==> flow/design.v <==
module avg(input clk, input [7:0]p1, input [7:0]p2, output reg [7:0]pout);
wire [7:0] outp;
assign outp = {1'b0 , p1[7:1]} + {1'b0 , p2[7:1]};
always@(posedge clk)
begin
	pout <= outp;
end 
endmodule
module subtract(input clk, input [7:0]p1, input [7:0]p2, output reg [7:0]pout);
wire [8:0] diff = {1'b0, p1} - {1'b0, p2};
wire [7:0] mag = diff[8] ? (8'd0 - diff[7:0]) : diff[7:0];
always@(posedge clk)
begin
	pout <= mag/2;
end 
endmodule
module wavelet_1d (clk ,pixel ,pix_out);
input clk ;
input [63:0] pixel ;
output reg [63:0] pix_out;
wire [63:0]pix_out_inter;
wire [63:0] out_illusion ;
genvar i;
	generate 
		for(i=0;i<4;i=i+1) 
		begin : name
			avg u0 (clk,pixel[16*i+7:16*i], pixel[16*i+15:16*i+8],out_illusion[8*i+7:8*i]);
			subtract u1 (clk,pixel[16*i+7:16*i], pixel[16*i+15:16*i+8],out_illusion[8*i+39:8*i+32]);
		end
	endgenerate 
	assign pix_out_inter = {out_illusion[31:0],out_illusion[63:32]};
always@(posedge clk)
	begin
		pix_out <= pix_out_inter;
	end
endmodule
module wavelet_2d (clk ,pixel_out1, pixel_out2 ,pixelcol_out1,pixelcol_out2,dwt_valid);
input clk ;
input [63:0] pixel_out1, pixel_out2 ;
output reg [63:0] pixelcol_out1,pixelcol_out2;
output reg dwt_valid;
wire [63:0]pixelcol1_inter,pixelcol2_inter;
wire [63:0] out_illusion20 ;
wire [63:0] out_illusion21;
genvar j;
	generate 
		for(j=0;j<8;j=j+1) 
		begin : name
			avg u0 (clk,pixel_out1[8*j+7:8*j], pixel_out2[8*j+7:8*j],out_illusion20[8*j+7:8*j]);
			subtract u1 (clk,pixel_out2[8*j+7:8*j], pixel_out1[8*j+7:8*j], out_illusion21[8*j+7:8*j]);
		end
	endgenerate 
	assign pixelcol1_inter = out_illusion20;
	assign pixelcol2_inter = out_illusion21;
always@(posedge clk)
	begin
		pixelcol_out1 <= pixelcol1_inter;
		pixelcol_out2 <= pixelcol2_inter;
	   dwt_valid <= 1'b1;
	end
endmodule
module DWT(clk, inp1,inp2,inp3,inp4,inp5,inp6,inp7,inp8, outp1,outp2,outp3,outp4,outp5,outp6,outp7,outp8,dwt_valid);
input clk;
input [63:0]inp1,inp2,inp3,inp4,inp5,inp6,inp7,inp8;
output [63:0] outp1,outp2,outp3,outp4,outp5,outp6,outp7,outp8;
output dwt_valid;
wire [63:0] inp_1d [7:0];
wire [63:0] out_1d [7:0];
wire dwt_valid1, dwt_valid2, dwt_valid3, dwt_valid4;
assign inp_1d [0] = inp1;
assign inp_1d [1] = inp2;
assign inp_1d [2] = inp3;
assign inp_1d [3] = inp4;
assign inp_1d [4] = inp5;
assign inp_1d [5] = inp6;
assign inp_1d [6] = inp7;
assign inp_1d [7] = inp8;
genvar j;
	generate 
		for(j=0;j<8;j=j+1) 
		begin : name
			wavelet_1d u0(clk,inp_1d[j],out_1d[j]);
		end
	endgenerate 
wavelet_2d x1 (clk, out_1d[0],out_1d[1],outp1,outp5,dwt_valid1);
wavelet_2d x2 (clk, out_1d[2],out_1d[3],outp2,outp6,dwt_valid2);
wavelet_2d x3 (clk, out_1d[4],out_1d[5],outp3,outp7,dwt_valid3);
wavelet_2d x4 (clk, out_1d[6],out_1d[7],outp4,outp8,dwt_valid4);
assign dwt_valid = dwt_valid1 && dwt_valid2 && dwt_valid3 && dwt_valid4;
endmodule
* Step by step through the tools: DWT *
What the tools print for DWT, step after step.
Lines are those of the file above, counted from 1.
Not given: --

design
  top = DWT
  clock = clk
  standard-cell library = sky130hd
  library corner = tt_025C_1v80

* After elaboration *
Counts by Yosys on the flattened word-level netlist (proc, flatten, opt, wreduce). Print and check cells are left out. Cells with the same type and inputs are merged into one.

bit counts
  bits in registers = 1920
  bits of input ports = 513
  word-level cells = 400

operators by class
  add/subtract/negate cells = 192
  multiplexer cells = 64

operator list
  kind                                                         number
  1-bit by 8-bit subtractor with 8-bit output with constant A  64
  8-bit 2-to-1 mux                                             64
  8-bit by 8-bit subtractor with 9-bit output                  48
  7-bit by 7-bit adder with 8-bit output                       48
  7-bit by 7-bit subtractor with 8-bit output                  16
  6-bit by 6-bit adder with 7-bit output                       16

* Longest topological paths *
Depth = most cells in a row (Yosys ltp): at word level without a register or memory, in the mapped netlist without a sequential cell, where the memories' decode and read muxes count.

depth
  word-level depth = 3
  ABC_AREA = 0
  depth in mapped cells = 10
  depth with buffers taken out = 10

* After synthesis *
Source: synth_stat.txt of the flow (Yosys; design flattened, memories mapped). It holds for the ABC_AREA given above (unset counts as 0); a run with the other value may have another netlist.

cells by type
  type                       number
  sky130_fd_sc_hd__dfxtp_1   1888
  sky130_fd_sc_hd__ha_1      992
  sky130_fd_sc_hd__xnor2_1   729
  sky130_fd_sc_hd__inv_1     1160
  sky130_fd_sc_hd__nor2_1    774
  sky130_fd_sc_hd__fa_1      128
  sky130_fd_sc_hd__a21oi_1   503
  sky130_fd_sc_hd__o21bai_1  329
  sky130_fd_sc_hd__xor2_1    246
  sky130_fd_sc_hd__o31ai_1   144
  sky130_fd_sc_hd__o21a_1    109
  sky130_fd_sc_hd__mux2_2    63
  sky130_fd_sc_hd__a211oi_1  86
  sky130_fd_sc_hd__o21ai_0   112
  sky130_fd_sc_hd__nand3_1   106
  sky130_fd_sc_hd__a31oi_1   82
  sky130_fd_sc_hd__o21bai_2  39
  sky130_fd_sc_hd__nor2b_1   64

Other cell types: 31; their cells: 475.

synthesis totals
  cells in the netlist = 8029
  synthesis area = 82591.7 µm²
  sequential area = 37796.2 µm²
  mapped flip-flops = 1888

By module: a second synthesis without flattening, with its own total; a netlist apart from the flattened one above.

second synthesis, totals
  cell total of the unflattened synthesis = 8841
  area total of the unflattened synthesis = 89980.0 µm²

Rows give one instance, submodules left out.

modules
  module      instances  cells  area (µm²)  seq. area (µm²)
  subtract    64         76     648.1       140.1
  avg         64         46     436.7       160.2
  wavelet_2d  4          130    2573.7      2562.5
  wavelet_1d  8          64     1281.2      1281.2
  DWT         1          1      8.8         0.0

* Worst setup path after synthesis *
Source: OpenSTA report_checks on the synthesized netlist (no wires, ideal clock, input and output delay 20% of the period each), path of least setup slack; recovery checks are left aside. Register names are those of the netlist, which keeps one name where synthesis merged equal registers.

timing after synthesis
  path type = input port to flip-flop
  start point = in inp1[0]
  end point = reg name[0].u0.name[0].u1.pout[6]
  period = 4500 ps
  external input delay = 900 ps
  setup time = 121 ps
  time at the first pin = 900 ps
  arrival = 2556 ps
  data required time = 4379 ps
  path slack = 1823 ps
  path delay = 1777 ps
  driving pins on the path = 10
  path buffers = 0
  period reached after synthesis = 2677 ps

"path delay" = arrival - input delay + setup time.
"driving pins on the path" counts driving pins, that of a launching flip-flop among them; a cell with two outputs on the path counts twice.
"period reached after synthesis" = period - worst setup slack (recovery checks aside). The figure is calculated, with input and output delays left at 20% of the set period.
Between the ends stands the longest chain of elaborated cells between them, by number of cells; it is not shown to be the way that was timed. Of several equally long chains one is given.
Each line given opens the expression or statement behind the cell; cells for indexed reads and writes are added by Yosys, which also makes memories of some case tables.

between the ends, after synthesis
  path through = sky130_fd_sc_hd__inv_1 sky130_fd_sc_hd__ha_1 sky130_fd_sc_hd__inv_1 sky130_fd_sc_hd__fa_1 sky130_fd_sc_hd__a211oi_1 sky130_fd_sc_hd__o21bai_1 sky130_fd_sc_hd__a21oi_1 sky130_fd_sc_hd__xor2_1 sky130_fd_sc_hd__a31oi_1 sky130_fd_sc_hd__xnor2_1
  length of the longest elaborated chain = 3

RTL lines, path after synthesis
  item                                         line  text
  from (decl)                                  64    input [63:0]inp1,inp2,inp3,inp4,inp5,inp6,inp7,inp8;
  8-bit by 8-bit subtractor with 9-bit output  10    wire [8:0] diff = {1'b0, p1} - {1'b0, p2};
  1-bit by 8-bit subtractor with 8-bit output  11    wire [7:0] mag = diff[8] ? (8'd0 - diff[7:0]) : diff[7:0];
  8-bit 2-to-1 mux                             11
  to (assign)                                  14    pout <= mag/2;
  to (decl)                                    9     module subtract(input clk, input [7:0]p1, input [7:0]p2, output reg [7:0]pout);

* Path in the finished layout *
Path of least setup slack in the final report of entry A (OpenROAD, finished layout, wires in). Where an end is a register, its clock arrival counts in the times.
The report prints the path's times to 10 ps; the period is as set.

timing post-layout
  path type = flip-flop to flip-flop
  start point = reg name[0].u0.pix_out[32]
  end point = reg x1.name[4].u1.pout[6]
  period = 1930 ps
  setup time = 70 ps
  time at the first pin = 800 ps
  arrival = 3130 ps
  data required time = 2660 ps
  path slack = -460 ps
  driving pins on the path = 10
  path buffers = 0

Between the ends stands the longest chain of elaborated cells between them, by number of cells; it is not shown to be the way that was timed. Of several equally long chains one is given.

between the ends, post-layout
  path through = sky130_fd_sc_hd__dfxtp_1 sky130_fd_sc_hd__ha_4 sky130_fd_sc_hd__inv_2 sky130_fd_sc_hd__fa_2 sky130_fd_sc_hd__a211oi_4 sky130_fd_sc_hd__o21bai_1 sky130_fd_sc_hd__a21oi_1 sky130_fd_sc_hd__xor2_1 sky130_fd_sc_hd__a31oi_1 sky130_fd_sc_hd__xnor2_2
  length of the longest elaborated chain = 3

RTL lines, path post-layout
  item                                         line  text
  from (decl)                                  20    output reg [63:0] pix_out;
  from (assign)                                34    pix_out <= pix_out_inter;
  8-bit by 8-bit subtractor with 9-bit output  10    wire [8:0] diff = {1'b0, p1} - {1'b0, p2};
  1-bit by 8-bit subtractor with 8-bit output  11    wire [7:0] mag = diff[8] ? (8'd0 - diff[7:0]) : diff[7:0];
  8-bit 2-to-1 mux                             11
  to (assign)                                  14    pout <= mag/2;
  to (decl)                                    9     module subtract(input clk, input [7:0]p1, input [7:0]p2, output reg [7:0]pout);

Data sheet: physical implementation of DWT

Design DWT on sky130hd. What follows are 3 stored runs of the flow, each under its own settings; their order means nothing. The constraints put input and output delay at 20% of the set period each and load the outputs with 0.01 pF.
"reached clock period" = clock period - worst setup slack. The figure is calculated, with input and output delays left at 20% of the set period.
"time of the worst setup path" means the part of the period allowed to the worst setup path (the constraints hold back 20% at inputs and 20% at outputs) less its slack; where the path has registers, the arrival times of their clocks count too.
"total power of the final layout" rests on the timing tool's default activity at the inputs, not on a simulated workload.
"time of the worst setup path" is known to 10 ps.
Among the settings, -- means not set for that run.

item                                    entry A                 entry B                 entry C
ABC_AREA                                0                       1                       0
CELL_PAD_IN_SITES_GLOBAL_PLACEMENT      0                       0                       0
CORE_ASPECT_RATIO                       0.63                    --                      --
CORE_UTILIZATION                        65                      31                      45
CTS_CLUSTER_DIAMETER                    242                     392                     392
CTS_CLUSTER_SIZE                        84                      --                      --
GPL_ROUTABILITY_DRIVEN                  0                       --                      --
GPL_TIMING_DRIVEN                       0                       0                       0
PLACE_DENSITY_LB_ADDON                  0.06                    --                      --
SETUP_SLACK_MARGIN                      0.43                    0.43                    0.43
SLEW_MARGIN                             35                      5                       5
TNS_END_PERCENT                         50                      --                      --
period_ns                               1.93                    1.93                    1.93
CAP_MARGIN                              20                      20                      20
CORE_MARGIN                             2                       2                       2
PLACE_DENSITY                           --                      0.51                    0.43
total negative setup slack (ps)         -42621                  -589                    -14629
time of the worst setup path (ps)       2390                    2030                    2200
worst path kind                         flip-flop to flip-flop  flip-flop to flip-flop  flip-flop to flip-flop
die area (µm²)                          130008.0                294436.0                186978.0
mapped cell area after synthesis (µm²)  82591.7                 89935.0                 82591.7
worst-case hold slack (ps)              -5                      24                      13
final utilization (%)                   88.0                    42.8                    62.8
standard-cell area after routing (µm²)  110567.0                123492.0                114751.0
reached clock period (ps)               2393                    2029                    2195
smallest setup slack (ps)               -463                    -99                     -265
total power of the final layout (mW)    172.201                 185.802                 187.094
